==> flow/design.v <==
module SR16(
    input                   clk,
    input                   rst_n,
    input [11:0]             in_r,  
    input [11:0]             in_i,  
    output [11:0]            out_r, 
    output [11:0]            out_i  
);
                    parameter LENGTH = 16;
    integer i;
    reg [11:0] r_bus [LENGTH-1:0];
    reg [11:0] i_bus [LENGTH-1:0];
    assign out_r = r_bus[0];
    assign out_i = i_bus[0];
    always@ (posedge clk or negedge rst_n) begin
        if(!rst_n) begin
            for(i = 0; i < LENGTH; i = i+1) begin
                r_bus[i] <= 0;
                i_bus[i] <= 0;
            end
        end
        else begin
            r_bus[LENGTH-1] <= in_r;
            i_bus[LENGTH-1] <= in_i;
            for(i = 0; i < (LENGTH-1); i = i+1) begin
                r_bus[i] <= r_bus[i+1];
                i_bus[i] <= i_bus[i+1];
            end
        end
    end
endmodule
module SR8(
    input                   clk,
    input                   rst_n,
    input [14:0]            in_r,
    input [14:0]            in_i,
    output [14:0]           out_r,
    output [14:0]           out_i
);
                    parameter LENGTH = 8;
    integer i;
    reg [14:0] r_bus [LENGTH-1:0];
    reg [14:0] i_bus [LENGTH-1:0];
    assign out_r = r_bus[0];
    assign out_i = i_bus[0];
    always@ (posedge clk or negedge rst_n) begin
        if(!rst_n) begin
            for(i = 0; i < LENGTH; i = i+1) begin
                r_bus[i] <= 0;
                i_bus[i] <= 0;
            end
        end
        else begin
            r_bus[LENGTH-1] <= in_r;
            i_bus[LENGTH-1] <= in_i;
            for(i = 0; i < (LENGTH-1); i = i+1) begin
                r_bus[i] <= r_bus[i+1];
                i_bus[i] <= i_bus[i+1];
            end
        end
    end
endmodule
module SR4(
    input                   clk,
    input                   rst_n,
    input [15:0]            in_r,
    input [15:0]            in_i,
    output [15:0]           out_r,
    output [15:0]           out_i
);
                    parameter LENGTH = 4;
    integer i;
    reg [15:0] r_bus [LENGTH-1:0];
    reg [15:0] i_bus [LENGTH-1:0];
    assign out_r = r_bus[0];
    assign out_i = i_bus[0];
    always@ (posedge clk or negedge rst_n) begin
        if(!rst_n) begin
            for(i = 0; i < LENGTH; i = i+1) begin
                r_bus[i] <= 0;
                i_bus[i] <= 0;
            end
        end
        else begin
            r_bus[LENGTH-1] <= in_r;
            i_bus[LENGTH-1] <= in_i;
            for(i = 0; i < (LENGTH-1); i = i+1) begin
                r_bus[i] <= r_bus[i+1];
                i_bus[i] <= i_bus[i+1];
            end
        end
    end
endmodule
module SR2(
    input                   clk,
    input                   rst_n,
    input [16:0]            in_r,
    input [16:0]            in_i,
    output [16:0]           out_r,
    output [16:0]           out_i
);
                    parameter LENGTH = 2;
    integer i;
    reg [16:0] r_bus [LENGTH-1:0];
    reg [16:0] i_bus [LENGTH-1:0];
    assign out_r = r_bus[0];
    assign out_i = i_bus[0];
    always@ (posedge clk or negedge rst_n) begin
        if(!rst_n) begin
            for(i = 0; i < LENGTH; i = i+1) begin
                r_bus[i] <= 0;
                i_bus[i] <= 0;
            end
        end
        else begin
            r_bus[LENGTH-1] <= in_r;
            i_bus[LENGTH-1] <= in_i;
            for(i = 0; i < (LENGTH-1); i = i+1) begin
                r_bus[i] <= r_bus[i+1];
                i_bus[i] <= i_bus[i+1];
            end
        end
    end
endmodule
module SR1(
    input                   clk,
    input                   rst_n,
    input [17:0]            in_r,
    input [17:0]            in_i,
    output [17:0]           out_r,
    output [17:0]           out_i
);
                    parameter LENGTH = 1;
    integer i;
    reg [17:0] r_bus [LENGTH-1:0];
    reg [17:0] i_bus [LENGTH-1:0];
    assign out_r = r_bus[0];
    assign out_i = i_bus[0];
    always@ (posedge clk or negedge rst_n) begin
        if(!rst_n) begin
            for(i = 0; i < LENGTH; i = i+1) begin
                r_bus[i] <= 0;
                i_bus[i] <= 0;
            end
        end
        else begin
            r_bus[LENGTH-1] <= in_r;
            i_bus[LENGTH-1] <= in_i;
            for(i = 0; i < (LENGTH-1); i = i+1) begin
                r_bus[i] <= r_bus[i+1];
                i_bus[i] <= i_bus[i+1];
            end
        end
    end
endmodule
module CTRL16(
    input                       clk,
    input                       rst_n,
    input                       valid_i,
    input signed [10:0]          data_in_r,  
    input signed [10:0]          data_in_i,  
    output reg                  valid_o,         
    output reg [1:0]            state,
    output reg signed [10:0]     data_out_r,  
    output reg signed [10:0]     data_out_i,  
    output reg signed [7:0]     WN_r,
    output reg signed [7:0]     WN_i
);
    parameter IDLE      = 2'b00;
    parameter FIRST     = 2'b01;
    parameter SECOND    = 2'b10;
    parameter WAITING   = 2'b11;
    reg [8:0] count, next_count;
    reg [1:0] next_state;
    reg next_valid_o;
    always@(*) begin
        next_count = count;
        next_state = state;
        next_valid_o = valid_o;
        case(state)
            IDLE: begin
                next_count = 0;
                if(valid_i) begin
                    next_state = WAITING;
                    next_count = 1;
                end
            end
            WAITING: begin
                next_count = count + 1;
                if(count == 16) begin
                    next_state = FIRST;
                    next_valid_o = 1;
                end
            end
            FIRST: begin
                next_count = count + 1;
                if(count == 32) begin
                    next_state = SECOND;
                end
            end
            SECOND: begin
                next_count = count + 1;
                if(count == 48) begin
                    if(valid_i) begin
                        next_state = FIRST;
                        next_count = 17;
                    end
                    else begin
                        next_state = IDLE;
                        next_count = 0;
                        next_valid_o = 0;
                    end
                end
            end
        endcase
    end
    always@(*) begin
        case(count)
            33: begin
                WN_r = 8'b01000000;
                WN_i = 8'b00000000;
            end
            34: begin
                WN_r = 8'b00111110;
                WN_i = 8'b11110011;
            end
            35: begin
                WN_r = 8'b00111011;
                WN_i = 8'b11100111;
            end
            36: begin
                WN_r = 8'b00110101;
                WN_i = 8'b11011100;
            end
            37: begin
                WN_r = 8'b00101101;
                WN_i = 8'b11010010;
            end
            38: begin
                WN_r = 8'b00100011;
                WN_i = 8'b11001010;
            end
            39: begin
                WN_r = 8'b00011000;
                WN_i = 8'b11000100;
            end
            40: begin
                WN_r = 8'b00001100;
                WN_i = 8'b11000001;
            end
            41: begin
                WN_r = 8'b00000000;
                WN_i = 8'b11000000;
            end
            42: begin
                WN_r = 8'b11110011;
                WN_i = 8'b11000001;
            end
            43: begin
                WN_r = 8'b11100111;
                WN_i = 8'b11000100;
            end
            44: begin
                WN_r = 8'b11011100;
                WN_i = 8'b11001010;
            end
            45: begin
                WN_r = 8'b11010010;
                WN_i = 8'b11010010;
            end
            46: begin
                WN_r = 8'b11001010;
                WN_i = 8'b11011100;
            end
            47: begin
                WN_r = 8'b11000100;
                WN_i = 8'b11100111;
            end
            48: begin
                WN_r = 8'b11000001;
                WN_i = 8'b11110011;
            end
            default: begin
                WN_r = 8'b00000000;
                WN_i = 8'b00000000;
            end
        endcase
    end
    always@(posedge clk or negedge rst_n) begin
        if(!rst_n) begin
            state <= IDLE;
            count <= 0;
            data_out_r <= 0;
            data_out_i <= 0;
            valid_o <= 0;
        end
        else begin
            state <= next_state;
            count <= next_count;
            data_out_r <= data_in_r;
            data_out_i <= data_in_i;
            valid_o <= next_valid_o;
        end
    end
endmodule
module CTRL8(
    input                       clk,
    input                       rst_n,
    input                       valid_i,
    input signed [13:0]         data_in_r,
    input signed [13:0]         data_in_i,
    output reg                  valid_o,         
    output reg [1:0]            state,
    output reg signed [13:0]    data_out_r,
    output reg signed [13:0]    data_out_i,
    output reg signed [7:0]     WN_r,
    output reg signed [7:0]     WN_i
);
    parameter IDLE      = 2'b00;
    parameter FIRST     = 2'b01;
    parameter SECOND    = 2'b10;
    parameter WAITING   = 2'b11;
    reg [8:0] count, next_count;
    reg [1:0] next_state;
    reg next_valid_o;
    always@(*) begin
        next_count = count;
        next_state = state;
        next_valid_o = valid_o;
        case(state)
            IDLE: begin
                next_count = 0;
                if(valid_i) begin
                    next_state = WAITING;
                    next_count = 1;
                end
            end
            WAITING: begin
                next_count = count + 1;
                if(count == 8) begin
                    next_state = FIRST;
                    next_valid_o = 1;
                end
            end
            FIRST: begin
                next_count = count + 1;
                if(count == 16) begin
                    next_state = SECOND;
                end
            end
            SECOND: begin
                next_count = count + 1;
                if(count == 24) begin
                    if(valid_i) begin
                        next_state = FIRST;
                        next_count = 9;
                    end
                    else begin
                        next_state = IDLE;
                        next_count = 0;
                        next_valid_o = 0;
                    end
                end
            end
        endcase
    end
    always@(*) begin
        case(count)
            17: begin
                WN_r = 8'b01000000;
                WN_i = 8'b00000000;
            end
            18: begin
                WN_r = 8'b00111011;
                WN_i = 8'b11100111;
            end
            19: begin
                WN_r = 8'b00101101;
                WN_i = 8'b11010010;
            end
            20: begin
                WN_r = 8'b00011000;
                WN_i = 8'b11000100;
            end
            21: begin
                WN_r = 8'b00000000;
                WN_i = 8'b11000000;
            end
            22: begin
                WN_r = 8'b11100111;
                WN_i = 8'b11000100;
            end
            23: begin
                WN_r = 8'b11010010;
                WN_i = 8'b11010010;
            end
            24: begin
                WN_r = 8'b11000100;
                WN_i = 8'b11100111;
            end
            default: begin
                WN_r = 8'b00000000;
                WN_i = 8'b00000000;
            end
        endcase
    end
    always@(posedge clk or negedge rst_n) begin
        if(!rst_n) begin
            state <= IDLE;
            count <= 0;
            data_out_r <= 0;
            data_out_i <= 0;
            valid_o <= 0;
        end
        else begin
            state <= next_state;
            count <= next_count;
            data_out_r <= data_in_r;
            data_out_i <= data_in_i;
            valid_o <= next_valid_o;
        end
    end
endmodule
module CTRL4(
    input                       clk,
    input                       rst_n,
    input                       valid_i,
    input signed [14:0]         data_in_r,
    input signed [14:0]         data_in_i,
    output reg                  valid_o,         
    output reg [1:0]            state,
    output reg signed [14:0]    data_out_r,
    output reg signed [14:0]    data_out_i,
    output reg [7:0]            WN_r,
    output reg [7:0]            WN_i
);
    parameter IDLE      = 2'b00;
    parameter FIRST     = 2'b01;
    parameter SECOND    = 2'b10;
    parameter WAITING   = 2'b11;
    parameter ZERO      = 2'b00;
    parameter ONE       = 2'b01;
    parameter TWO       = 2'b10;
    parameter THREE     = 2'b11;
    reg [8:0] count, next_count;
    reg [1:0] next_state;
    reg next_valid_o;
    always@(*) begin
        next_count = count;
        next_state = state;
        next_valid_o = valid_o;
        case(state)
            IDLE: begin
                next_count = 0;
                if(valid_i) begin
                    next_state = WAITING;
                    next_count = 1;
                end
            end
            WAITING: begin
                next_count = count + 1;
                if(count == 4) begin
                    next_state = FIRST;
                    next_valid_o = 1;
                end
            end
            FIRST: begin
                next_count = count + 1;
                if(count == 8) begin
                    next_state = SECOND;
                end
            end
            SECOND: begin
                next_count = count + 1;
                if(count == 12) begin
                    if(valid_i) begin
                        next_state = FIRST;
                        next_count = 5;
                    end
                    else begin
                        next_state = IDLE;
                        next_count = 0;
                        next_valid_o = 0;
                    end
                end
            end
        endcase
    end
    always@(*) begin
        case(count)
            9: begin
                WN_r = 8'b01000000;
                WN_i = 8'b00000000;
            end
            10: begin
                WN_r = 8'b00101101;
                WN_i = 8'b11010010;
            end
            11: begin
                WN_r = 8'b00000000;
                WN_i = 8'b11000000;
            end
            12: begin
                WN_r = 8'b11010010;
                WN_i = 8'b11010010;
            end
            default: begin
                WN_r = 8'b00000000;
                WN_i = 8'b00000000;
            end
        endcase
    end
    always@(posedge clk or negedge rst_n) begin
        if(!rst_n) begin
            state <= IDLE;
            count <= 0;
            data_out_r <= 0;
            data_out_i <= 0;
            valid_o <= 0;
        end
        else begin
            state <= next_state;
            count <= next_count;
            data_out_r <= data_in_r;
            data_out_i <= data_in_i;
            valid_o <= next_valid_o;
        end
    end
endmodule
module CTRL2(
    input                       clk,
    input                       rst_n,
    input                       valid_i,
    input signed [15:0]         data_in_r,
    input signed [15:0]         data_in_i,
    output reg                  valid_o,         
    output reg [1:0]            state,
    output reg signed [15:0]    data_out_r,
    output reg signed [15:0]    data_out_i,
    output reg [1:0]            WN
);
    parameter IDLE      = 2'b00;
    parameter FIRST     = 2'b01;
    parameter SECOND    = 2'b10;
    parameter WAITING   = 2'b11;
    parameter ZERO      = 2'b00;
    parameter ONE       = 2'b01;
    parameter TWO       = 2'b10;
    parameter THREE     = 2'b11;
    reg [8:0] count, next_count;
    reg [1:0] next_state;
    reg next_valid_o;
    always@(*) begin
        next_count = count;
        next_state = state;
        next_valid_o = valid_o;
        case(state)
            IDLE: begin
                next_count = 0;
                if(valid_i) begin
                    next_state = WAITING;
                    next_count = 1;
                end
            end
            WAITING: begin
                next_count = count + 1;
                if(count == 2) begin
                    next_state = FIRST;
                    next_valid_o = 1;
                end
            end
            FIRST: begin
                next_count = count + 1;
                if(count == 4) begin
                    next_state = SECOND;
                end
            end
            SECOND: begin
                next_count = count + 1;
                if(count == 6) begin
                    if(valid_i) begin
                        next_state = FIRST;
                        next_count = 3;
                    end
                    else begin
                        next_state = IDLE;
                        next_count = 0;
                        next_valid_o = 0;
                    end
                end
            end
        endcase
    end
    always@(*) begin
        case(count)
            5:      WN = ZERO;  
            6:      WN = ONE;   
            default: WN = ZERO;
        endcase
    end
    always@(posedge clk or negedge rst_n) begin
        if(!rst_n) begin
            state <= IDLE;
            count <= 0;
            data_out_r <= 0;
            data_out_i <= 0;
            valid_o <= 0;
        end
        else begin
            state <= next_state;
            count <= next_count;
            data_out_r <= data_in_r;
            data_out_i <= data_in_i;
            valid_o <= next_valid_o;
        end
    end
endmodule
module CTRL1(
    input                       clk,
    input                       rst_n,
    input                       valid_i,
    input signed [16:0]         data_in_r,
    input signed [16:0]         data_in_i,
    output reg                  valid_o,         
    output reg [1:0]            state,
    output reg signed [16:0]    data_out_r,
    output reg signed [16:0]    data_out_i
);
    parameter IDLE      = 2'b00;
    parameter FIRST     = 2'b01;
    parameter SECOND    = 2'b10;
    parameter WAITING   = 2'b11;
    reg [8:0] count, next_count;
    reg [1:0] next_state;
    reg next_valid_o;
    always@(*) begin
        next_count = count;
        next_state = state;
        next_valid_o = valid_o;
        case(state)
            IDLE: begin
                next_count = 0;
                if(valid_i) begin
                    next_state = WAITING;
                    next_count = 1;
                end
            end
            WAITING: begin
                next_count = count + 1;
                if(count == 1) begin
                    next_state = FIRST;
                    next_valid_o = 1;
                end
            end
            FIRST: begin
                next_count = count + 1;
                if(count == 2) begin
                    next_state = SECOND;
                end
            end
            SECOND: begin
                next_count = count + 1;
                if(count == 3) begin
                    if(valid_i) begin
                        next_state = FIRST;
                        next_count = 2;
                    end
                    else begin
                        next_state = IDLE;
                        next_count = 0;
                        next_valid_o = 0;
                    end
                end
            end
        endcase
    end
    always@(posedge clk or negedge rst_n) begin
        if(!rst_n) begin
            state <= IDLE;
            count <= 0;
            data_out_r <= 0;
            data_out_i <= 0;
            valid_o <= 0;
        end
        else begin
            state <= next_state;
            count <= next_count;
            data_out_r <= data_in_r;
            data_out_i <= data_in_i;
            valid_o <= next_valid_o;
        end
    end
endmodule
module BUTTERFLY_R2_1(
    input [1:0]                 state,
    input signed [10:0]          A_r,
    input signed [10:0]          A_i,
    input signed [11:0]          B_r,
    input signed [11:0]          B_i,
    input signed [7:0]          WN_r,
    input signed [7:0]          WN_i,
    output reg signed [13:0]    out_r,
    output reg signed [13:0]    out_i,
    output reg signed [11:0]     SR_r,
    output reg signed [11:0]     SR_i
);
    parameter IDLE      = 2'b00;
    parameter FIRST     = 2'b01;
    parameter SECOND    = 2'b10;
    parameter WAITING   = 2'b11;
    wire signed [19:0] mul13, mul24, mul14, mul23;
    wire signed [20:0] tempA, tempB;
    wire signed [11:0] A_ext_r, A_ext_i;
    wire signed [12:0] ApB_r, ApB_i;
    wire signed [12:0] AmB_r, AmB_i;
    assign A_ext_r = {A_r[10], A_r};
    assign A_ext_i = {A_i[10], A_i};
    assign ApB_r = A_ext_r + B_r;
    assign ApB_i = A_ext_i + B_i;
    assign AmB_r = B_r - A_ext_r;
    assign AmB_i = B_i - A_ext_i;
    assign mul13 = B_r * WN_r;
    assign mul24 = B_i * WN_i;
    assign mul14 = B_r * WN_i;
    assign mul23 = B_i * WN_r;
    assign tempA = mul13 - mul24;
    assign tempB = mul14 + mul23;
    always@(*) begin
        case(state)          
            IDLE: begin
                out_r = 0;
                out_i = 0;
                SR_r = 0;
                SR_i = 0;
            end
            WAITING: begin
                out_r = 0;
                out_i = 0;
                SR_r = A_ext_r;
                SR_i = A_ext_i;
            end
            FIRST: begin
                out_r = {ApB_r[12:0], 1'b0};
                out_i = {ApB_i[12:0], 1'b0};
                SR_r = AmB_r[11:0];  
                SR_i = AmB_i[11:0];
            end
            SECOND: begin
                out_r = {tempA[18:5]};
                out_i = {tempB[18:5]};
                SR_r = A_ext_r;
                SR_i = A_ext_i;
            end
            default: begin
                out_r = 0;
                out_i = 0;
                SR_r = 0;
                SR_i = 0;
            end
        endcase
    end
endmodule
module BUTTERFLY_R2_2(
    input [1:0]                 state,
    input signed [13:0]         A_r,
    input signed [13:0]         A_i,
    input signed [14:0]         B_r,
    input signed [14:0]         B_i,
    input signed [7:0]          WN_r,
    input signed [7:0]          WN_i,
    output reg signed [14:0]    out_r,
    output reg signed [14:0]    out_i,
    output reg signed [14:0]    SR_r,
    output reg signed [14:0]    SR_i
);
    parameter IDLE      = 2'b00;
    parameter FIRST     = 2'b01;
    parameter SECOND    = 2'b10;
    parameter WAITING   = 2'b11;
    wire signed [22:0] mul13, mul24, mul14, mul23;
    wire signed [23:0] tempA, tempB;
    assign mul13 = B_r * WN_r;
    assign mul24 = B_i * WN_i;
    assign mul14 = B_r * WN_i;
    assign mul23 = B_i * WN_r;
    assign tempA = mul13 - mul24;
    assign tempB = mul14 + mul23;
    always@(*) begin
        case(state)          
            IDLE: begin
                out_r = 0;
                out_i = 0;
                SR_r = 0;
                SR_i = 0;
            end
            WAITING: begin
                out_r = 0;
                out_i = 0;
                SR_r = {A_r[13], A_r};
                SR_i = {A_i[13], A_i};
            end
            FIRST: begin
                out_r = $signed({A_r[13], A_r}) + B_r;
                out_i = $signed({A_i[13], A_i}) + B_i;
                SR_r = B_r - $signed({A_r[13], A_r});  
                SR_i = B_i - $signed({A_i[13], A_i});
            end
            SECOND: begin
                out_r = tempA[20:6];
                out_i = tempB[20:6];
                SR_r = {A_r[13], A_r};
                SR_i = {A_i[13], A_i};
            end
            default: begin
                out_r = 0;
                out_i = 0;
                SR_r = 0;
                SR_i = 0;
            end
        endcase
    end
endmodule
module BUTTERFLY_R2_3(
    input [1:0]                 state,
    input signed [14:0]         A_r,
    input signed [14:0]         A_i,
    input signed [15:0]         B_r,
    input signed [15:0]         B_i,
    input signed [7:0]          WN_r,
    input signed [7:0]          WN_i,
    output reg signed [15:0]    out_r,
    output reg signed [15:0]    out_i,
    output reg signed [15:0]    SR_r,
    output reg signed [15:0]    SR_i
);
    parameter IDLE      = 2'b00;
    parameter FIRST     = 2'b01;
    parameter SECOND    = 2'b10;
    parameter WAITING   = 2'b11;
    parameter ZERO      = 2'b00;
    parameter ONE       = 2'b01;
    parameter TWO       = 2'b10;
    parameter THREE     = 2'b11;
    wire signed [23:0] mul13, mul24, mul14, mul23;
    wire signed [24:0] tempA, tempB;
    assign mul13 = B_r * WN_r;
    assign mul24 = B_i * WN_i;
    assign mul14 = B_r * WN_i;
    assign mul23 = B_i * WN_r;
    assign tempA = mul13 - mul24;
    assign tempB = mul14 + mul23;
    always@(*) begin
        case(state)          
            IDLE: begin
                out_r = 0;
                out_i = 0;
                SR_r = 0;
                SR_i = 0;
            end
            WAITING: begin
                out_r = 0;
                out_i = 0;
                SR_r = {A_r[14], A_r};
                SR_i = {A_i[14], A_i};
            end
            FIRST: begin
                out_r = $signed({A_r[14], A_r}) + B_r;
                out_i = $signed({A_i[14], A_i}) + B_i;
                SR_r = B_r - $signed({A_r[14], A_r});  
                SR_i = B_i - $signed({A_i[14], A_i});
            end
            SECOND: begin
                out_r = tempA[21:6];
                out_i = tempB[21:6];
                SR_r = {A_r[14], A_r};
                SR_i = {A_i[14], A_i};
            end
            default: begin
                out_r = 0;
                out_i = 0;
                SR_r = 0;
                SR_i = 0;
            end
        endcase
    end
endmodule
module BUTTERFLY_R2_4(
    input [1:0]                 state,
    input signed [15:0]         A_r,
    input signed [15:0]         A_i,
    input signed [16:0]         B_r,
    input signed [16:0]         B_i,
    input [1:0]                 WN,
    output reg signed [16:0]    out_r,
    output reg signed [16:0]    out_i,
    output reg signed [16:0]    SR_r,
    output reg signed [16:0]    SR_i
);
    parameter IDLE      = 2'b00;
    parameter FIRST     = 2'b01;
    parameter SECOND    = 2'b10;
    parameter WAITING   = 2'b11;
    parameter ZERO      = 2'b00;
    parameter ONE       = 2'b01;
    parameter TWO       = 2'b10;
    parameter THREE     = 2'b11;
    wire [16:0] B_r_neg;
    assign B_r_neg = ~B_r + 1;
    always@(*) begin
        case(state)          
            IDLE: begin
                out_r = 0;
                out_i = 0;
                SR_r = 0;
                SR_i = 0;
            end
            WAITING: begin
                out_r = 0;
                out_i = 0;
                SR_r = {A_r[15], A_r};
                SR_i = {A_i[15], A_i};
            end
            FIRST: begin
                out_r = $signed({A_r[15], A_r}) + B_r;
                out_i = $signed({A_i[15], A_i}) + B_i;
                SR_r = B_r - $signed({A_r[15], A_r});  
                SR_i = B_i - $signed({A_i[15], A_i});
            end
            SECOND: begin
                case(WN)
                    ZERO: begin
                        out_r = B_r;
                        out_i = B_i;
                    end
                    ONE: begin
                        out_r = B_i;
                        out_i = B_r_neg;
                    end
                    default: begin
                        out_r = B_r;
                        out_i = B_i;
                    end
                endcase
                SR_r = {A_r[15], A_r};
                SR_i = {A_i[15], A_i};
            end
            default: begin
                out_r = 0;
                out_i = 0;
                SR_r = 0;
                SR_i = 0;
            end
        endcase
    end
endmodule
module BUTTERFLY_R2_5(
    input [1:0]                 state,
    input signed [16:0]         A_r,
    input signed [16:0]         A_i,
    input signed [17:0]         B_r,
    input signed [17:0]         B_i,
    output reg signed [16:0]    out_r,
    output reg signed [16:0]    out_i,
    output reg signed [17:0]    SR_r,
    output reg signed [17:0]    SR_i
);
    parameter IDLE      = 2'b00;
    parameter FIRST     = 2'b01;
    parameter SECOND    = 2'b10;
    parameter WAITING   = 2'b11;
    always@(*) begin
        case(state)          
            IDLE: begin
                out_r = 0;
                out_i = 0;
                SR_r = 0;
                SR_i = 0;
            end
            WAITING: begin
                out_r = 0;
                out_i = 0;
                SR_r = {A_r[16], A_r};
                SR_i = {A_i[16], A_i};
            end
            FIRST: begin
                out_r = $signed({A_r[16], A_r}) + B_r[17:0];
                out_i = $signed({A_i[16], A_i}) + B_i[17:0];
                SR_r = B_r - $signed({A_r[16], A_r});  
                SR_i = B_i - $signed({A_i[16], A_i});
            end
            SECOND: begin
                out_r = B_r[16:0];
                out_i = B_i[16:0];
                SR_r = {A_r[16], A_r};
                SR_i = {A_i[16], A_i};
            end
            default: begin
                out_r = 0;
                out_i = 0;
                SR_r = 0;
                SR_i = 0;
            end
        endcase
    end
endmodule
module STAGE1(
    input                   clk,
    input                   rst_n,
    input                   valid_i,
    input signed [10:0]      data_in_r,
    input signed [10:0]      data_in_i,
    output                  valid_o,
    output signed [13:0]    data_out_r,
    output signed [13:0]    data_out_i
);
    reg  [10:0] data_in_r_r, data_in_i_r;
    reg  valid_i_r;
    wire [1:0] state_bus;
    wire [7:0] WN_r_bus, WN_i_bus;
    wire [11:0] SR_r_bus, SR_i_bus;
    wire [11:0] FB_r_bus, FB_i_bus;
    wire [10:0] data_r_bus, data_i_bus;
    CTRL16 Control_unit(
        .clk(clk),
        .rst_n(rst_n),
        .valid_i(valid_i_r),
        .data_in_r(data_in_r_r),
        .data_in_i(data_in_i_r),
        .valid_o(valid_o),
        .state(state_bus),
        .data_out_r(data_r_bus),
        .data_out_i(data_i_bus),
        .WN_r(WN_r_bus),
        .WN_i(WN_i_bus)
    );
    SR16 shiftregister(
        .clk(clk),
        .rst_n(rst_n),
        .in_r(SR_r_bus),
        .in_i(SR_i_bus),
        .out_r(FB_r_bus),
        .out_i(FB_i_bus)
    );
    BUTTERFLY_R2_1 butterfly(
        .state(state_bus),
        .A_r(data_r_bus),
        .A_i(data_i_bus),
        .B_r(FB_r_bus),
        .B_i(FB_i_bus),
        .WN_r(WN_r_bus),
        .WN_i(WN_i_bus),
        .out_r(data_out_r),
        .out_i(data_out_i),
        .SR_r(SR_r_bus),
        .SR_i(SR_i_bus)
    );
    always@(posedge clk or negedge rst_n) begin
        if(!rst_n) begin
            data_in_r_r <= 0;
            data_in_i_r <= 0;
            valid_i_r <= 0;
        end
        else begin
            data_in_r_r <= data_in_r;
            data_in_i_r <= data_in_i;
            valid_i_r <= valid_i;
        end
    end
endmodule
module STAGE2(
    input                   clk,
    input                   rst_n,
    input                   valid_i,
    input signed [13:0]     data_in_r,
    input signed [13:0]     data_in_i,
    output                  valid_o,
    output signed [14:0]    data_out_r,
    output signed [14:0]    data_out_i
);
    reg  [13:0] data_in_r_r, data_in_i_r;
    reg  valid_i_r;
    wire [1:0] state_bus;
    wire [7:0] WN_r_bus, WN_i_bus;
    wire [14:0] SR_r_bus, SR_i_bus;
    wire [14:0] FB_r_bus, FB_i_bus;
    wire [13:0] data_r_bus, data_i_bus;
    CTRL8 Control_unit(
        .clk(clk),
        .rst_n(rst_n),
        .valid_i(valid_i_r),
        .data_in_r(data_in_r_r),
        .data_in_i(data_in_i_r),
        .valid_o(valid_o),
        .state(state_bus),
        .data_out_r(data_r_bus),
        .data_out_i(data_i_bus),
        .WN_r(WN_r_bus),
        .WN_i(WN_i_bus)
    );
    SR8 shiftregister(
        .clk(clk),
        .rst_n(rst_n),
        .in_r(SR_r_bus),
        .in_i(SR_i_bus),
        .out_r(FB_r_bus),
        .out_i(FB_i_bus)
    );
    BUTTERFLY_R2_2 butterfly(
        .state(state_bus),
        .A_r(data_r_bus),
        .A_i(data_i_bus),
        .B_r(FB_r_bus),
        .B_i(FB_i_bus),
        .WN_r(WN_r_bus),
        .WN_i(WN_i_bus),
        .out_r(data_out_r),
        .out_i(data_out_i),
        .SR_r(SR_r_bus),
        .SR_i(SR_i_bus)
    );
    always@(posedge clk or negedge rst_n) begin
        if(!rst_n) begin
            data_in_r_r <= 0;
            data_in_i_r <= 0;
            valid_i_r <= 0;
        end
        else begin
            data_in_r_r <= data_in_r;
            data_in_i_r <= data_in_i;
            valid_i_r <= valid_i;
        end
    end
endmodule
module STAGE3(
    input                   clk,
    input                   rst_n,
    input                   valid_i,
    input signed [14:0]     data_in_r,
    input signed [14:0]     data_in_i,
    output                  valid_o,
    output signed [15:0]    data_out_r,
    output signed [15:0]    data_out_i
);
    reg  [14:0] data_in_r_r, data_in_i_r;
    reg  valid_i_r;
    wire [1:0] state_bus;
    wire [7:0] WN_r_bus, WN_i_bus;
    wire [15:0] SR_r_bus, SR_i_bus;
    wire [15:0] FB_r_bus, FB_i_bus;
    wire [14:0] data_r_bus, data_i_bus;
    CTRL4 Control_unit(
        .clk(clk),
        .rst_n(rst_n),
        .valid_i(valid_i_r),
        .data_in_r(data_in_r_r),
        .data_in_i(data_in_i_r),
        .valid_o(valid_o),
        .state(state_bus),
        .data_out_r(data_r_bus),
        .data_out_i(data_i_bus),
        .WN_r(WN_r_bus),
        .WN_i(WN_i_bus)
    );
    SR4 shiftregister(
        .clk(clk),
        .rst_n(rst_n),
        .in_r(SR_r_bus),
        .in_i(SR_i_bus),
        .out_r(FB_r_bus),
        .out_i(FB_i_bus)
    );
    BUTTERFLY_R2_3 butterfly(
        .state(state_bus),
        .A_r(data_r_bus),
        .A_i(data_i_bus),
        .B_r(FB_r_bus),
        .B_i(FB_i_bus),
        .WN_r(WN_r_bus),
        .WN_i(WN_i_bus),
        .out_r(data_out_r),
        .out_i(data_out_i),
        .SR_r(SR_r_bus),
        .SR_i(SR_i_bus)
    );
    always@(posedge clk or negedge rst_n) begin
        if(!rst_n) begin
            data_in_r_r <= 0;
            data_in_i_r <= 0;
            valid_i_r <= 0;
        end
        else begin
            data_in_r_r <= data_in_r;
            data_in_i_r <= data_in_i;
            valid_i_r <= valid_i;
        end
    end
endmodule
module STAGE4(
    input                   clk,
    input                   rst_n,
    input                   valid_i,
    input signed [15:0]     data_in_r,
    input signed [15:0]     data_in_i,
    output                  valid_o,
    output signed [16:0]    data_out_r,
    output signed [16:0]    data_out_i
);
    reg  [15:0] data_in_r_r, data_in_i_r;
    reg  valid_i_r;
    wire [1:0] state_bus;
    wire [1:0] WN;
    wire [16:0] SR_r_bus, SR_i_bus;
    wire [16:0] FB_r_bus, FB_i_bus;
    wire [15:0] data_r_bus, data_i_bus;
    CTRL2 Control_unit(
        .clk(clk),
        .rst_n(rst_n),
        .valid_i(valid_i_r),
        .data_in_r(data_in_r_r),
        .data_in_i(data_in_i_r),
        .valid_o(valid_o),
        .state(state_bus),
        .data_out_r(data_r_bus),
        .data_out_i(data_i_bus),
        .WN(WN)
    );
    SR2 shiftregister(
        .clk(clk),
        .rst_n(rst_n),
        .in_r(SR_r_bus),
        .in_i(SR_i_bus),
        .out_r(FB_r_bus),
        .out_i(FB_i_bus)
    );
    BUTTERFLY_R2_4 butterfly(
        .state(state_bus),
        .A_r(data_r_bus),
        .A_i(data_i_bus),
        .B_r(FB_r_bus),
        .B_i(FB_i_bus),
        .WN(WN),
        .out_r(data_out_r),
        .out_i(data_out_i),
        .SR_r(SR_r_bus),
        .SR_i(SR_i_bus)
    );
    always@(posedge clk or negedge rst_n) begin
        if(!rst_n) begin
            data_in_r_r <= 0;
            data_in_i_r <= 0;
            valid_i_r <= 0;
        end
        else begin
            data_in_r_r <= data_in_r;
            data_in_i_r <= data_in_i;
            valid_i_r <= valid_i;
        end
    end
endmodule
module STAGE5(
    input                   clk,
    input                   rst_n,
    input                   valid_i,
    input signed [16:0]     data_in_r,
    input signed [16:0]     data_in_i,
    output                  valid_o,
    output signed [16:0]    data_out_r,
    output signed [16:0]    data_out_i
);
    reg  [16:0] data_in_r_r, data_in_i_r;
    reg  valid_i_r;
    wire [1:0] state_bus;
    wire [17:0] SR_r_bus, SR_i_bus;
    wire [17:0] FB_r_bus, FB_i_bus;
    wire [16:0] data_r_bus, data_i_bus;
    CTRL1 Control_unit(
        .clk(clk),
        .rst_n(rst_n),
        .valid_i(valid_i_r),
        .data_in_r(data_in_r_r),
        .data_in_i(data_in_i_r),
        .valid_o(valid_o),
        .state(state_bus),
        .data_out_r(data_r_bus),
        .data_out_i(data_i_bus)
    );
    SR1 shiftregister(
        .clk(clk),
        .rst_n(rst_n),
        .in_r(SR_r_bus),
        .in_i(SR_i_bus),
        .out_r(FB_r_bus),
        .out_i(FB_i_bus)
    );
    BUTTERFLY_R2_5 butterfly(
        .state(state_bus),
        .A_r(data_r_bus),
        .A_i(data_i_bus),
        .B_r(FB_r_bus),
        .B_i(FB_i_bus),
        .out_r(data_out_r),
        .out_i(data_out_i),
        .SR_r(SR_r_bus),
        .SR_i(SR_i_bus)
    );
    always@(posedge clk or negedge rst_n) begin
        if(!rst_n) begin
            data_in_r_r <= 0;
            data_in_i_r <= 0;
            valid_i_r <= 0;
        end
        else begin
            data_in_r_r <= data_in_r;
            data_in_i_r <= data_in_i;
            valid_i_r <= valid_i;
        end
    end
endmodule
module SORTING(
    clk,
    rst_n,
    start_sorting,
    out_r,
    out_i,
    answer,
    seq
);
input                 clk, rst_n, start_sorting;
input  [16:0]         out_r;
input  [16:0]         out_i;
output [16:0]         answer;
output reg            seq;
integer i, j;
reg [8:0] count, next_count;
reg next_finish;
reg [16:0] answer_moved;
reg start, next_start;
reg [16:0] result[0:63];
reg [16:0] next_result_r[0:31];
reg [16:0] next_result_i[0:31];
assign answer = answer_moved;
always@(*) begin
    next_count = count;
    next_finish = seq;
    next_start = start;
    if(start_sorting || start) begin
        next_count = count + 1; 
        next_start = 1;
    end
    case(count)
        32: answer_moved = result[0];
        33: answer_moved = result[1];
        34: answer_moved = result[2];
        35: answer_moved = result[3];
        36: answer_moved = result[4];
        37: answer_moved = result[5];
        38: answer_moved = result[6];
        39: answer_moved = result[7];
        40: answer_moved = result[8];
        41: answer_moved = result[9];
        42: answer_moved = result[10];
        43: answer_moved = result[11];
        44: answer_moved = result[12];
        45: answer_moved = result[13];
        46: answer_moved = result[14];
        47: answer_moved = result[15];
        48: answer_moved = result[16];
        49: answer_moved = result[17];
        50: answer_moved = result[18];
        51: answer_moved = result[19];
        52: answer_moved = result[20];
        53: answer_moved = result[21];
        54: answer_moved = result[22];
        55: answer_moved = result[23];
        56: answer_moved = result[24];
        57: answer_moved = result[25];
        58: answer_moved = result[26];
        59: answer_moved = result[27];
        60: answer_moved = result[28];
        61: answer_moved = result[29];
        62: answer_moved = result[30];
        63: answer_moved = result[31];
        64: answer_moved = result[32];
        65: answer_moved = result[33];
        66: answer_moved = result[34];
        67: answer_moved = result[35];
        68: answer_moved = result[36];
        69: answer_moved = result[37];
        70: answer_moved = result[38];
        71: answer_moved = result[39];
        72: answer_moved = result[40];
        73: answer_moved = result[41];
        74: answer_moved = result[42];
        75: answer_moved = result[43];
        76: answer_moved = result[44];
        77: answer_moved = result[45];
        78: answer_moved = result[46];
        79: answer_moved = result[47];
        80: answer_moved = result[48];
        81: answer_moved = result[49];
        82: answer_moved = result[50];
        83: answer_moved = result[51];
        84: answer_moved = result[52];
        85: answer_moved = result[53];
        86: answer_moved = result[54];
        87: answer_moved = result[55];
        88: answer_moved = result[56];
        89: answer_moved = result[57];
        90: answer_moved = result[58];
        91: answer_moved = result[59];
        92: answer_moved = result[60];
        93: answer_moved = result[61];
        94: answer_moved = result[62];
        95: answer_moved = result[63];
        default: begin
            answer_moved = 0;
        end    
    endcase
    if(count == 31) next_finish = 1;
    if(count == 95) begin
        next_finish = 0;
        next_start = 0;
        next_count = 0;
    end
end
always@(*) begin
    for (i = 0; i < 32; i = i+1) begin
        next_result_r[i] = result[i];
        next_result_i[i] = result[i+32];
    end
    case(count)
        0 : begin
            if(start_sorting) begin
                next_result_r[0] = out_r;
                next_result_i[0] = out_i;
            end
        end
        1 : begin
            next_result_r[16] = out_r;
            next_result_i[16] = out_i;
        end
        2 : begin
            next_result_r[8] = out_r;
            next_result_i[8] = out_i;
        end
        3 : begin
            next_result_r[24] = out_r;
            next_result_i[24] = out_i;
        end
        4 : begin
            next_result_r[4] = out_r;
            next_result_i[4] = out_i;
        end
        5 : begin
            next_result_r[20] = out_r;
            next_result_i[20] = out_i;
        end
        6 : begin
            next_result_r[12] = out_r;
            next_result_i[12] = out_i;
        end
        7 : begin
            next_result_r[28] = out_r;
            next_result_i[28] = out_i;
        end
        8 : begin
            next_result_r[2] = out_r;
            next_result_i[2] = out_i;
        end
        9 : begin
            next_result_r[18] = out_r;
            next_result_i[18] = out_i;
        end
        10 : begin
            next_result_r[10] = out_r;
            next_result_i[10] = out_i;
        end
        11 : begin
            next_result_r[26] = out_r;
            next_result_i[26] = out_i;
        end
        12 : begin
            next_result_r[6] = out_r;
            next_result_i[6] = out_i;
        end
        13 : begin
            next_result_r[22] = out_r;
            next_result_i[22] = out_i;
        end
        14 : begin
            next_result_r[14] = out_r;
            next_result_i[14] = out_i;
        end
        15 : begin
            next_result_r[30] = out_r;
            next_result_i[30] = out_i;
        end
        16 : begin
            next_result_r[1] = out_r;
            next_result_i[1] = out_i;
        end
        17 : begin
            next_result_r[17] = out_r;
            next_result_i[17] = out_i;
        end
        18 : begin
            next_result_r[9] = out_r;
            next_result_i[9] = out_i;
        end
        19 : begin
            next_result_r[25] = out_r;
            next_result_i[25] = out_i;
        end
        20 : begin
            next_result_r[5] = out_r;
            next_result_i[5] = out_i;
        end
        21 : begin
            next_result_r[21] = out_r;
            next_result_i[21] = out_i;
        end
        22 : begin
            next_result_r[13] = out_r;
            next_result_i[13] = out_i;
        end
        23 : begin
            next_result_r[29] = out_r;
            next_result_i[29] = out_i;
        end
        24 : begin
            next_result_r[3] = out_r;
            next_result_i[3] = out_i;
        end
        25 : begin
            next_result_r[19] = out_r;
            next_result_i[19] = out_i;
        end
        26 : begin
            next_result_r[11] = out_r;
            next_result_i[11] = out_i;
        end
        27 : begin
            next_result_r[27] = out_r;
            next_result_i[27] = out_i;
        end
        28 : begin
            next_result_r[7] = out_r;
            next_result_i[7] = out_i;
        end
        29 : begin
            next_result_r[23] = out_r;
            next_result_i[23] = out_i;
        end
        30 : begin
            next_result_r[15] = out_r;
            next_result_i[15] = out_i;
        end
        31 : begin
            next_result_r[31] = out_r;
            next_result_i[31] = out_i;
        end
        default: begin
            for (i = 0; i < 32; i = i+1) begin
                next_result_r[i] = result[i];
                next_result_i[i] = result[i+32];
            end
        end
    endcase
end
always@(posedge clk or negedge rst_n) begin
    if(!rst_n)begin
        count <= 0;
        seq <= 0;
        start <= 0;
        for (i = 0; i < 32; i = i+1) begin
            result[i] <= 0;
            result[i+32] <= 0;
        end
    end
    else begin
        count <= next_count;
        seq <= next_finish;
        start <= next_start;
        for (i = 0; i < 32; i = i+1) begin
            result[i] <= next_result_r[i];
            result[i+32] <= next_result_i[i];
        end
    end
end
endmodule
module FFT(
    input                   clk,
    input                   rst_n,
    input                   valid_i,
    input signed [10:0]      x_r,
    output                  finish,
    output signed [16:0]    answer
);
    wire [0:3] valid_o_bus;
    wire [13:0] data_r_bus_1, data_i_bus_1;
    wire [14:0] data_r_bus_2, data_i_bus_2;
    wire [15:0] data_r_bus_3, data_i_bus_3;
    wire [16:0] data_r_bus_4, data_i_bus_4;
    wire [16:0] X_r, X_i;
    wire         done;
    STAGE1 stg1(
        .clk(clk),
        .rst_n(rst_n),
        .valid_i(valid_i),
        .data_in_r(x_r),
        .data_in_i(11'd0),
        .valid_o(valid_o_bus[0]),
        .data_out_r(data_r_bus_1),
        .data_out_i(data_i_bus_1)
    );
    STAGE2 stg2(
        .clk(clk),
        .rst_n(rst_n),
        .valid_i(valid_o_bus[0]),
        .data_in_r(data_r_bus_1),
        .data_in_i(data_i_bus_1),
        .valid_o(valid_o_bus[1]),
        .data_out_r(data_r_bus_2),
        .data_out_i(data_i_bus_2)
    );
    STAGE3 stg3(
        .clk(clk),
        .rst_n(rst_n),
        .valid_i(valid_o_bus[1]),
        .data_in_r(data_r_bus_2),
        .data_in_i(data_i_bus_2),
        .valid_o(valid_o_bus[2]),
        .data_out_r(data_r_bus_3),
        .data_out_i(data_i_bus_3)
    );
    STAGE4 stg4(
        .clk(clk),
        .rst_n(rst_n),
        .valid_i(valid_o_bus[2]),
        .data_in_r(data_r_bus_3),
        .data_in_i(data_i_bus_3),
        .valid_o(valid_o_bus[3]),
        .data_out_r(data_r_bus_4),
        .data_out_i(data_i_bus_4)
    );
    STAGE5 stg5(
        .clk(clk),
        .rst_n(rst_n),
        .valid_i(valid_o_bus[3]),
        .data_in_r(data_r_bus_4),
        .data_in_i(data_i_bus_4),
        .valid_o(done),
        .data_out_r(X_r),
        .data_out_i(X_i)
    );
    SORTING sort(
        .clk(clk),
        .rst_n(rst_n),
        .start_sorting(done),
        .out_r(X_r),
        .out_i(X_i),
        .answer(answer),
        .seq(finish)
);
endmodule
### Reports on FFT

Each step is given for the RTL above and for the edited RTL.
Lines under "original" count in the file above, lines under "edited" in the edited file.
"change": "edited" minus "original" as printed here. "rel. change": 100 x difference / "original".
Cell names lack the library's common part.
Not given: --

* top module: FFT
* clock port: clk
* library: sky130hd
* timing corner: tt_025C_1v80

### Diff

Unified diff, file above to edited file.
A script made this edit. It changes what the design does and was not meant as an optimisation.

```diff
@@ -906,5 +906,5 @@
     parameter THREE     = 2'b11;
     wire [16:0] B_r_neg;
-    assign B_r_neg = ~B_r + 1;
+    assign B_r_neg = ~B_r | 1;
     always@(*) begin
         case(state)          
```

### Elaborated design

Source: Yosys, flattened and elaborated. Widths are those after wreduce. Registers that Yosys merges into a memory's read port (data or address) are not register bits. Print and check cells do not count.
Yosys's memory passes give these memory sizes; they may raise the number of words (mostly to a power of two), join words into wider ones and drop unused or constant bits.

Word-level totals
* bits in registers: original 2290, edited 2290, change 0, rel. change 0.00%
* input port bits: original 14, edited 14, change 0, rel. change 0.00%
* output and inout bits: original 18, edited 18, change 0, rel. change 0.00%
* cells after elaboration: original 520, edited 519, change -1, rel. change -0.19%
* bits in read-only memories: original 1504, edited 1504, change 0, rel. change 0.00%
* memories: original 2, edited 2, change 0, rel. change 0.00%

Operators by class
* bitwise logic cells: original 6, edited 6, change 0, rel. change 0.00%
* $add $sub $neg: original 31, edited 30, change -1, rel. change -3.23%
* reductions and logical operators: original 44, edited 44, change 0, rel. change 0.00%
* multiplexer cells: original 104, edited 104, change 0, rel. change 0.00%
* multipliers: original 12, edited 12, change 0, rel. change 0.00%
* eq/ne operators: original 154, edited 154, change 0, rel. change 0.00%

Memories
* words x width with read and write ports: original 64x16 r1 w0; 32x15 r1 w0, edited 64x16 r1 w0; 32x15 r1 w0

Operator list
* adder 17 x 2 -> 17 bit (second input constant): original 1, edited 0, change -1, rel. change -100.00%
* equality test 9 x 6 -> 1 bit (second input constant): original 34, edited 34, change 0, rel. change 0.00%
* equality test 9 x 7 -> 1 bit (second input constant): original 32, edited 32, change 0, rel. change 0.00%
* two-way mux 1 bit: original 30, edited 30, change 0, rel. change 0.00%
* two-way mux 2 bit: original 22, edited 22, change 0, rel. change 0.00%
* OR reduction 2 bit: original 21, edited 21, change 0, rel. change 0.00%
* != test 2 bit (second input constant): original 20, edited 20, change 0, rel. change 0.00%
* equality test 9 x 5 -> 1 bit (second input constant): original 19, edited 19, change 0, rel. change 0.00%
* equality test 9 x 4 -> 1 bit (second input constant): original 14, edited 14, change 0, rel. change 0.00%
* equality test 2 bit (second input constant): original 10, edited 10, change 0, rel. change 0.00%
* AND reduction 4 bit: original 10, edited 10, change 0, rel. change 0.00%
* equality test 9 x 3 -> 1 bit (second input constant): original 7, edited 7, change 0, rel. change 0.00%
* two-way mux 9 bit: original 7, edited 7, change 0, rel. change 0.00%
* adder 9 x 1 -> 9 bit (second input constant): original 6, edited 6, change 0, rel. change 0.00%
* equality test 2 x 1 -> 1 bit (second input constant): original 6, edited 6, change 0, rel. change 0.00%
* parallel mux 17 bit (select 3 bit): original 6, edited 6, change 0, rel. change 0.00%
* equality test 9 x 2 -> 1 bit (second input constant): original 5, edited 5, change 0, rel. change 0.00%
* logical NOT 2 bit: original 5, edited 5, change 0, rel. change 0.00%
* != test 2 x 1 -> 1 bit (second input constant): original 5, edited 5, change 0, rel. change 0.00%
* NOT 1 bit: original 5, edited 5, change 0, rel. change 0.00%
* parallel mux 1 bit (select 2 bit): original 5, edited 5, change 0, rel. change 0.00%
* parallel mux 2 bit (select 4 bit): original 5, edited 5, change 0, rel. change 0.00%
* parallel mux 9 bit (select 3 bit): original 5, edited 5, change 0, rel. change 0.00%
* multiplier 12 x 8 -> 19 bit: original 4, edited 4, change 0, rel. change 0.00%
* multiplier 15 x 8 -> 21 bit: original 4, edited 4, change 0, rel. change 0.00%
* multiplier 16 x 8 -> 22 bit: original 4, edited 4, change 0, rel. change 0.00%
* parallel mux 15 bit (select 3 bit): original 4, edited 4, change 0, rel. change 0.00%
* parallel mux 16 bit (select 3 bit): original 4, edited 4, change 0, rel. change 0.00%

The list need not be complete.

### Longest topological paths

Yosys ltp: most cells in a row. Word level: on the elaborated netlist, between registers, memories and ports. Mapped: between sequential cells and ports; inverters and the memories' decode and read muxes count.

Logic depth
* depth after elaboration: original 6, edited 6, change 0, rel. change 0.00%
* ABC_AREA: original 0, edited 0
* gate-level depth with buffers: original 31, edited 32, change +1, rel. change +3.23%
* gate-level depth less buffers: original 30, edited 31, change +1, rel. change +3.33%

### After synthesis

Yosys stat after the flow's synthesis: flattened, memories mapped to cells. It holds for the ABC_AREA given above (unset counts as 0); a run with the other value may have another netlist.

Cells by type
* o21ai_0: original 1258, edited 1046, change -212, rel. change -16.85%
* a21oi_1: original 320, edited 525, change +205, rel. change +64.06%
* nand2_1: original 1764, edited 1563, change -201, rel. change -11.39%
* nor2_1: original 594, edited 768, change +174, rel. change +29.29%
* a22oi_1: original 282, edited 234, change -48, rel. change -17.02%
* a22o_1: original 139, edited 167, change +28, rel. change +20.14%
* nor3_1: original 118, edited 95, change -23, rel. change -19.49%
* or2_2: original 44, edited 25, change -19, rel. change -43.18%
* clkbuf_1: original 680, edited 665, change -15, rel. change -2.21%
* or3_1: original 48, edited 62, change +14, rel. change +29.17%
* o31ai_1: original 80, edited 69, change -11, rel. change -13.75%
* a21boi_0: original 13, edited 4, change -9, rel. change -69.23%
* xnor2_1: original 318, edited 310, change -8, rel. change -2.52%
* a221oi_1: original 136, edited 144, change +8, rel. change +5.88%
* nand2b_1: original 73, edited 81, change +8, rel. change +10.96%
* and3_1: original 58, edited 50, change -8, rel. change -13.79%
* a222oi_1: original 37, edited 45, change +8, rel. change +21.62%
* buf_1: original 25, edited 33, change +8, rel. change +32.00%

The list need not be complete.

Mapped netlist
* standard cells after synthesis: original 13070, edited 12946, change -124, rel. change -0.95%
* mapped flip-flops: original 2298, edited 2298, change 0, rel. change 0.00%
* buffers: original 710, edited 704, change -6, rel. change -0.85%
* mapped area (µm²): original 133276.6, edited 132617.2, change -659.4, rel. change -0.49%
* area of sequential cells (µm²): original 57511.4, edited 57511.4, change 0.0, rel. change 0.00%

By module: a second synthesis without flattening, with its own total; a netlist apart from the flattened one above.

Second synthesis, totals
* cells (unflattened synthesis): original 13020, edited 12975, change -45, rel. change -0.35%
* area (unflattened synthesis) (µm²): original 145203.0, edited 144910.2, change -292.8, rel. change -0.20%

Each row is one instance without its submodules.

By module, original
* SORTING: area 47862.2 µm², times used 1, cells 3490, sequential area 27501.4 µm²
* BUTTERFLY_R2_3: area 20095.5 µm², times used 1, cells 2374, sequential area 0.0 µm²
* BUTTERFLY_R2_2: area 19119.6 µm², times used 1, cells 2265, sequential area 0.0 µm²
* BUTTERFLY_R2_1: area 16060.4 µm², times used 1, cells 1887, sequential area 0.0 µm²
* SR16: area 9609.2 µm², times used 1, cells 384, sequential area 9609.2 µm²
* SR8: area 6005.8 µm², times used 1, cells 240, sequential area 6005.8 µm²
* BUTTERFLY_R2_4: area 4712.0 µm², times used 1, cells 719, sequential area 0.0 µm²
* BUTTERFLY_R2_5: area 4294.1 µm², times used 1, cells 663, sequential area 0.0 µm²
* SR4: area 3203.1 µm², times used 1, cells 128, sequential area 3203.1 µm²
* SR2: area 1701.6 µm², times used 1, cells 68, sequential area 1701.6 µm²
* CTRL8: area 1650.3 µm², times used 1, cells 134, sequential area 1001.0 µm²
* CTRL16: area 1612.8 µm², times used 1, cells 157, sequential area 850.8 µm²
* CTRL1: area 1567.8 µm², times used 1, cells 106, sequential area 1151.1 µm²
* CTRL4: area 1562.7 µm², times used 1, cells 121, sequential area 1051.0 µm²

original: Modules not listed: 8.

By module, edited
* SORTING: area 47862.2 µm², times used 1, cells 3490, sequential area 27501.4 µm²
* BUTTERFLY_R2_3: area 20169.3 µm², times used 1, cells 2378, sequential area 0.0 µm²
* BUTTERFLY_R2_2: area 19067.0 µm², times used 1, cells 2266, sequential area 0.0 µm²
* BUTTERFLY_R2_1: area 16060.4 µm², times used 1, cells 1887, sequential area 0.0 µm²
* SR16: area 9609.2 µm², times used 1, cells 384, sequential area 9609.2 µm²
* SR8: area 6005.8 µm², times used 1, cells 240, sequential area 6005.8 µm²
* BUTTERFLY_R2_4: area 4398.0 µm², times used 1, cells 669, sequential area 0.0 µm²
* BUTTERFLY_R2_5: area 4294.1 µm², times used 1, cells 663, sequential area 0.0 µm²
* SR4: area 3203.1 µm², times used 1, cells 128, sequential area 3203.1 µm²
* SR2: area 1701.6 µm², times used 1, cells 68, sequential area 1701.6 µm²
* CTRL8: area 1650.3 µm², times used 1, cells 134, sequential area 1001.0 µm²
* CTRL16: area 1612.8 µm², times used 1, cells 157, sequential area 850.8 µm²
* CTRL1: area 1567.8 µm², times used 1, cells 106, sequential area 1151.1 µm²
* CTRL4: area 1562.7 µm², times used 1, cells 121, sequential area 1051.0 µm²

edited: Modules not listed: 8.

### Timing after synthesis

Path of least setup slack by OpenSTA after synthesis, without wires, with an ideal clock, recovery checks aside; 20% of the period is set as input and as output delay. Where synthesis merged equal registers, the netlist keeps one of their names.

Timing after synthesis
* kind: original register to register, edited register to register
* from: original register stg2.Control_unit.count[5], edited register stg1.Control_unit.count[1]
* to: original register stg3.data_in_i_r[14], edited register stg2.data_in_i_r[13]
* time at the first pin (ns): original 0.000, edited 0.000, change 0.000
* path delay (ns): original 7.572, edited 7.771, change +0.199, rel. change +2.63%
* path slack (ns): original 2.428, edited 2.228, change -0.200
* path buffers: original 3, edited 5, change +2, rel. change +66.67%
* driving pins on the path: original 24, edited 30, change +6, rel. change +25.00%
* library setup time (ns): original 0.121, edited 0.128, change +0.007
* data required time (ns): original 9.879, edited 9.872, change -0.007, rel. change -0.07%
* data arrival time (ns): original 7.451, edited 7.643, change +0.192, rel. change +2.58%
* period (ns): original 10.0, edited 10.0, change 0.0, rel. change 0.00%
* synthesis period reached (ns): original 7.572, edited 7.772, change +0.200, rel. change +2.64%

"path delay" is the arrival time less input delay plus setup time.
"driving pins on the path" counts driving pins, that of a launching flip-flop among them; a cell with two outputs on the path counts twice.
"synthesis period reached" is the clock period less the worst setup slack; recovery checks do not enter. This is arithmetic on one report: input and output delays are still those of the set period (20% each).
Between the ends stands the longest chain of elaborated cells between them, by number of cells; it is not shown to be the way that was timed. Of several equally long chains one is given.
A line is the first line of the expression or statement that the cell stems from. Yosys adds cells for indexed reads and writes and turns some case tables into memories.
A memory read counts as a cell of the chain, while the word-level depth stops at memories.

On the way, after synthesis, original:
* path through: dfrtp_1 > or4_4 > or2_2 > clkbuf_1 > a21oi_1 > clkbuf_1 > clkbuf_1 > nand2_1 > fa_1 > fa_1 > inv_1 > fa_1 > fa_1 > fa_1 > fa_1 > ha_1 > a21o_1 > a21oi_1 > nor4b_1 > o32ai_2 > o41a_2 > a311o_2 > xnor2_1 > a22o_1
* cells in the longest elaborated chain: 5
* elaborated cells on any way between the ends: 6
* RTL lines with such cells: 5
* those cells by class: add/sub: 1; mul: 2; mux: 2; reduce/logical: 1

RTL lines, path after synthesis, original
* from (decl): RTL line 323 `reg [8:0] count, next_count;`
* from (assign): RTL line 410 `count <= 0;`
* from (assign): RTL line 417 `count <= next_count;`
* logical NOT 4 bit: RTL line 368 `case(count)`
* two-way mux 16 bit: RTL line 368
* multiplier 15 x 8 -> 21 bit: RTL line 784 `assign mul14 = B_r * WN_i;`
* adder 21 bit: RTL line 787 `assign tempB = mul14 + mul23;`
* parallel mux 15 bit (select 3 bit): RTL line 789 `case(state)`
* to (assign): RTL line 1188 `data_in_i_r <= 0;`
* to (assign): RTL line 1193 `data_in_i_r <= data_in_i;`
* to (decl): RTL line 1144 `reg  [14:0] data_in_r_r, data_in_i_r;`

On the way, after synthesis, edited:
* path through: dfrtp_1 > inv_1 > ha_1 > or3b_1 > clkbuf_1 > a21o_1 > buf_6 > a21o_1 > clkbuf_1 > inv_1 > clkbuf_1 > clkbuf_1 > nand2_1 > fa_1 > fa_1 > inv_1 > fa_1 > fa_1 > fa_1 > inv_1 > fa_1 > inv_1 > ha_1 > or4_1 > a31oi_1 > nor3_2 > or3_1 > a41oi_1 > xnor2_1 > o21ai_0
* cells in the longest elaborated chain: 5
* elaborated cells on any way between the ends: 6
* RTL lines with such cells: 5
* those cells by class: add/sub: 1; mul: 2; mux: 2; memory: 1

RTL lines, path after synthesis, edited
* from (decl): RTL line 173 `reg [8:0] count, next_count;`
* from (assign): RTL line 292 `count <= 0;`
* from (assign): RTL line 299 `count <= next_count;`
* memory (64 x 16 bit): RTL line 218 `case(count)`
* two-way mux 16 bit: RTL line 218
* multiplier 12 x 8 -> 19 bit: RTL line 724 `assign mul14 = B_r * WN_i;`
* adder 19 bit: RTL line 727 `assign tempB = mul14 + mul23;`
* parallel mux 14 bit (select 3 bit): RTL line 729 `case(state)`
* to (assign): RTL line 1124 `data_in_i_r <= 0;`
* to (assign): RTL line 1129 `data_in_i_r <= data_in_i;`
* to (decl): RTL line 1080 `reg  [13:0] data_in_r_r, data_in_i_r;`

### Timing after layout

From the final timing report of each run of pair A: the path of least setup slack in the routed layout; clock arrival at registers is part of the times.

Timing after layout
* kind: original register to register, edited register to register
* from: original register stg2.Control_unit.count[5], edited register stg1.Control_unit.count[0]
* to: original register stg3.data_in_r_r[14], edited register stg2.data_in_r_r[13]
* path buffers: original 1, edited 0, change -1, rel. change -100.00%
* period (ns): original 10.0, edited 10.0, change 0.0, rel. change 0.00%
* library setup time (ns): original 0.15, edited 0.14, change -0.01
* time at the first pin (ns): original 0.88, edited 0.86, change -0.02, rel. change -2.27%
* path slack (ns): original 1.34, edited 1.38, change +0.04
* data arrival time (ns): original 9.38, edited 9.33, change -0.05, rel. change -0.53%
* data required time (ns): original 10.72, edited 10.72, change 0.00, rel. change 0.00%
* driving pins on the path: original 25, edited 27, change +2, rel. change +8.00%

Between the ends stands the longest chain of elaborated cells between them, by number of cells; it is not shown to be the way that was timed. Of several equally long chains one is given.
A memory read counts as a cell of the chain, while the word-level depth stops at memories.

On the way, after layout, original:
* path through: dfrtp_1 > nor4_1 > nand2_1 > a21o_1 > a21oi_2 > buf_4 > nand2_1 > fa_1 > fa_1 > inv_1 > fa_1 > fa_1 > fa_1 > inv_1 > fa_1 > inv_1 > ha_1 > a2111o_1 > a211oi_1 > o21bai_1 > o21ai_0 > a21oi_1 > a31oi_1 > xnor2_1 > o22ai_1
* cells in the longest elaborated chain: 5
* elaborated cells on any way between the ends: 6
* RTL lines with such cells: 5
* those cells by class: add/sub: 1; mul: 2; mux: 2; reduce/logical: 1

RTL lines, path after layout, original
* from (decl): RTL line 323 `reg [8:0] count, next_count;`
* from (assign): RTL line 410 `count <= 0;`
* from (assign): RTL line 417 `count <= next_count;`
* logical NOT 4 bit: RTL line 368 `case(count)`
* two-way mux 16 bit: RTL line 368
* multiplier 15 x 8 -> 21 bit: RTL line 782 `assign mul13 = B_r * WN_r;`
* subtractor 21 bit: RTL line 786 `assign tempA = mul13 - mul24;`
* parallel mux 15 bit (select 3 bit): RTL line 789 `case(state)`
* to (assign): RTL line 1187 `data_in_r_r <= 0;`
* to (assign): RTL line 1192 `data_in_r_r <= data_in_r;`
* to (decl): RTL line 1144 `reg  [14:0] data_in_r_r, data_in_i_r;`

On the way, after layout, edited:
* path through: dfrtp_1 > inv_1 > ha_1 > or3b_1 > a21o_1 > nor4b_1 > or2_2 > nand2_1 > fa_1 > fa_1 > inv_1 > fa_1 > fa_1 > fa_1 > inv_1 > fa_1 > inv_1 > ha_1 > nor2_1 > nand2_1 > a21oi_1 > o311ai_1 > a221oi_1 > nor3_1 > a2111oi_2 > xnor2_1 > o22ai_1
* cells in the longest elaborated chain: 5
* elaborated cells on any way between the ends: 6
* RTL lines with such cells: 5
* those cells by class: add/sub: 1; mul: 2; mux: 2; memory: 1

RTL lines, path after layout, edited
* from (decl): RTL line 173 `reg [8:0] count, next_count;`
* from (assign): RTL line 292 `count <= 0;`
* from (assign): RTL line 299 `count <= next_count;`
* memory (64 x 16 bit): RTL line 218 `case(count)`
* two-way mux 16 bit: RTL line 218
* multiplier 12 x 8 -> 19 bit: RTL line 722 `assign mul13 = B_r * WN_r;`
* subtractor 19 bit: RTL line 726 `assign tempA = mul13 - mul24;`
* parallel mux 14 bit (select 3 bit): RTL line 729 `case(state)`
* to (assign): RTL line 1123 `data_in_r_r <= 0;`
* to (assign): RTL line 1128 `data_in_r_r <= data_in_r;`
* to (decl): RTL line 1080 `reg  [13:0] data_in_r_r, data_in_i_r;`

### Measured runs

Both versions went through the flow (Yosys, OpenROAD) with the same settings in each pair. Constraints: input delay and output delay 20% of the set period each, output load 0.01 pF.

Settings, pair A:
* period_ns: 10.0
* CAP_MARGIN: 20
* CORE_MARGIN: 2
* CORE_UTILIZATION: 40
* SLEW_MARGIN: 20

Final reports, pair A
* total power of the final layout (mW): original 19.395, edited 19.185, change -0.210, rel. change -1.08%
* area of the die (µm²): original 337823.0, edited 336162.0, change -1661.0, rel. change -0.49%
* chip area after synthesis (Yosys) (µm²): original 133276.6, edited 132617.2, change -659.4, rel. change -0.49%
* utilization after layout (%): original 44.7, edited 44.5, change -0.2
* achieved period (ns): original 8.660, edited 8.616, change -0.044, rel. change -0.51%
* worst hold slack after layout (ns): original 0.273, edited 0.233, change -0.040
* setup TNS (ns): original 0.000, edited 0.000, change 0.000
* worst slack on setup checks (ns): original 1.340, edited 1.384, change +0.044
* standard-cell area after layout (µm²): original 147847.0, edited 146985.0, change -862.0, rel. change -0.58%

Settings, pair B:
* CELL_PAD_IN_SITES_GLOBAL_PLACEMENT: 1
* CORE_UTILIZATION: 22
* GPL_ROUTABILITY_DRIVEN: 1
* MIN_ROUTING_LAYER: met2
* PLACE_DENSITY: 0.36
* SLEW_MARGIN: 35
* period_ns: 15.0
* CAP_MARGIN: 20
* CORE_MARGIN: 2

Final reports, pair B
* total power of the final layout (mW): original 13.782, edited 14.056, change +0.274, rel. change +1.99%
* area of the die (µm²): original 612048.0, edited 609032.0, change -3016.0, rel. change -0.49%
* chip area after synthesis (Yosys) (µm²): original 133276.6, edited 132617.2, change -659.4, rel. change -0.49%
* utilization after layout (%): original 25.7, edited 25.8, change +0.1
* achieved period (ns): original 9.803, edited 9.824, change +0.021, rel. change +0.21%
* worst hold slack after layout (ns): original 0.304, edited 0.239, change -0.065
* setup TNS (ns): original 0.000, edited 0.000, change 0.000
* worst slack on setup checks (ns): original 5.197, edited 5.176, change -0.021
* standard-cell area after layout (µm²): original 155041.0, edited 154969.0, change -72.0, rel. change -0.05%

"achieved period" = clock period - worst setup slack. The figure is calculated, with input and output delays left at 20% of the set period.
"total power of the final layout" rests on the timing tool's default activity at the inputs, not on a simulated workload.
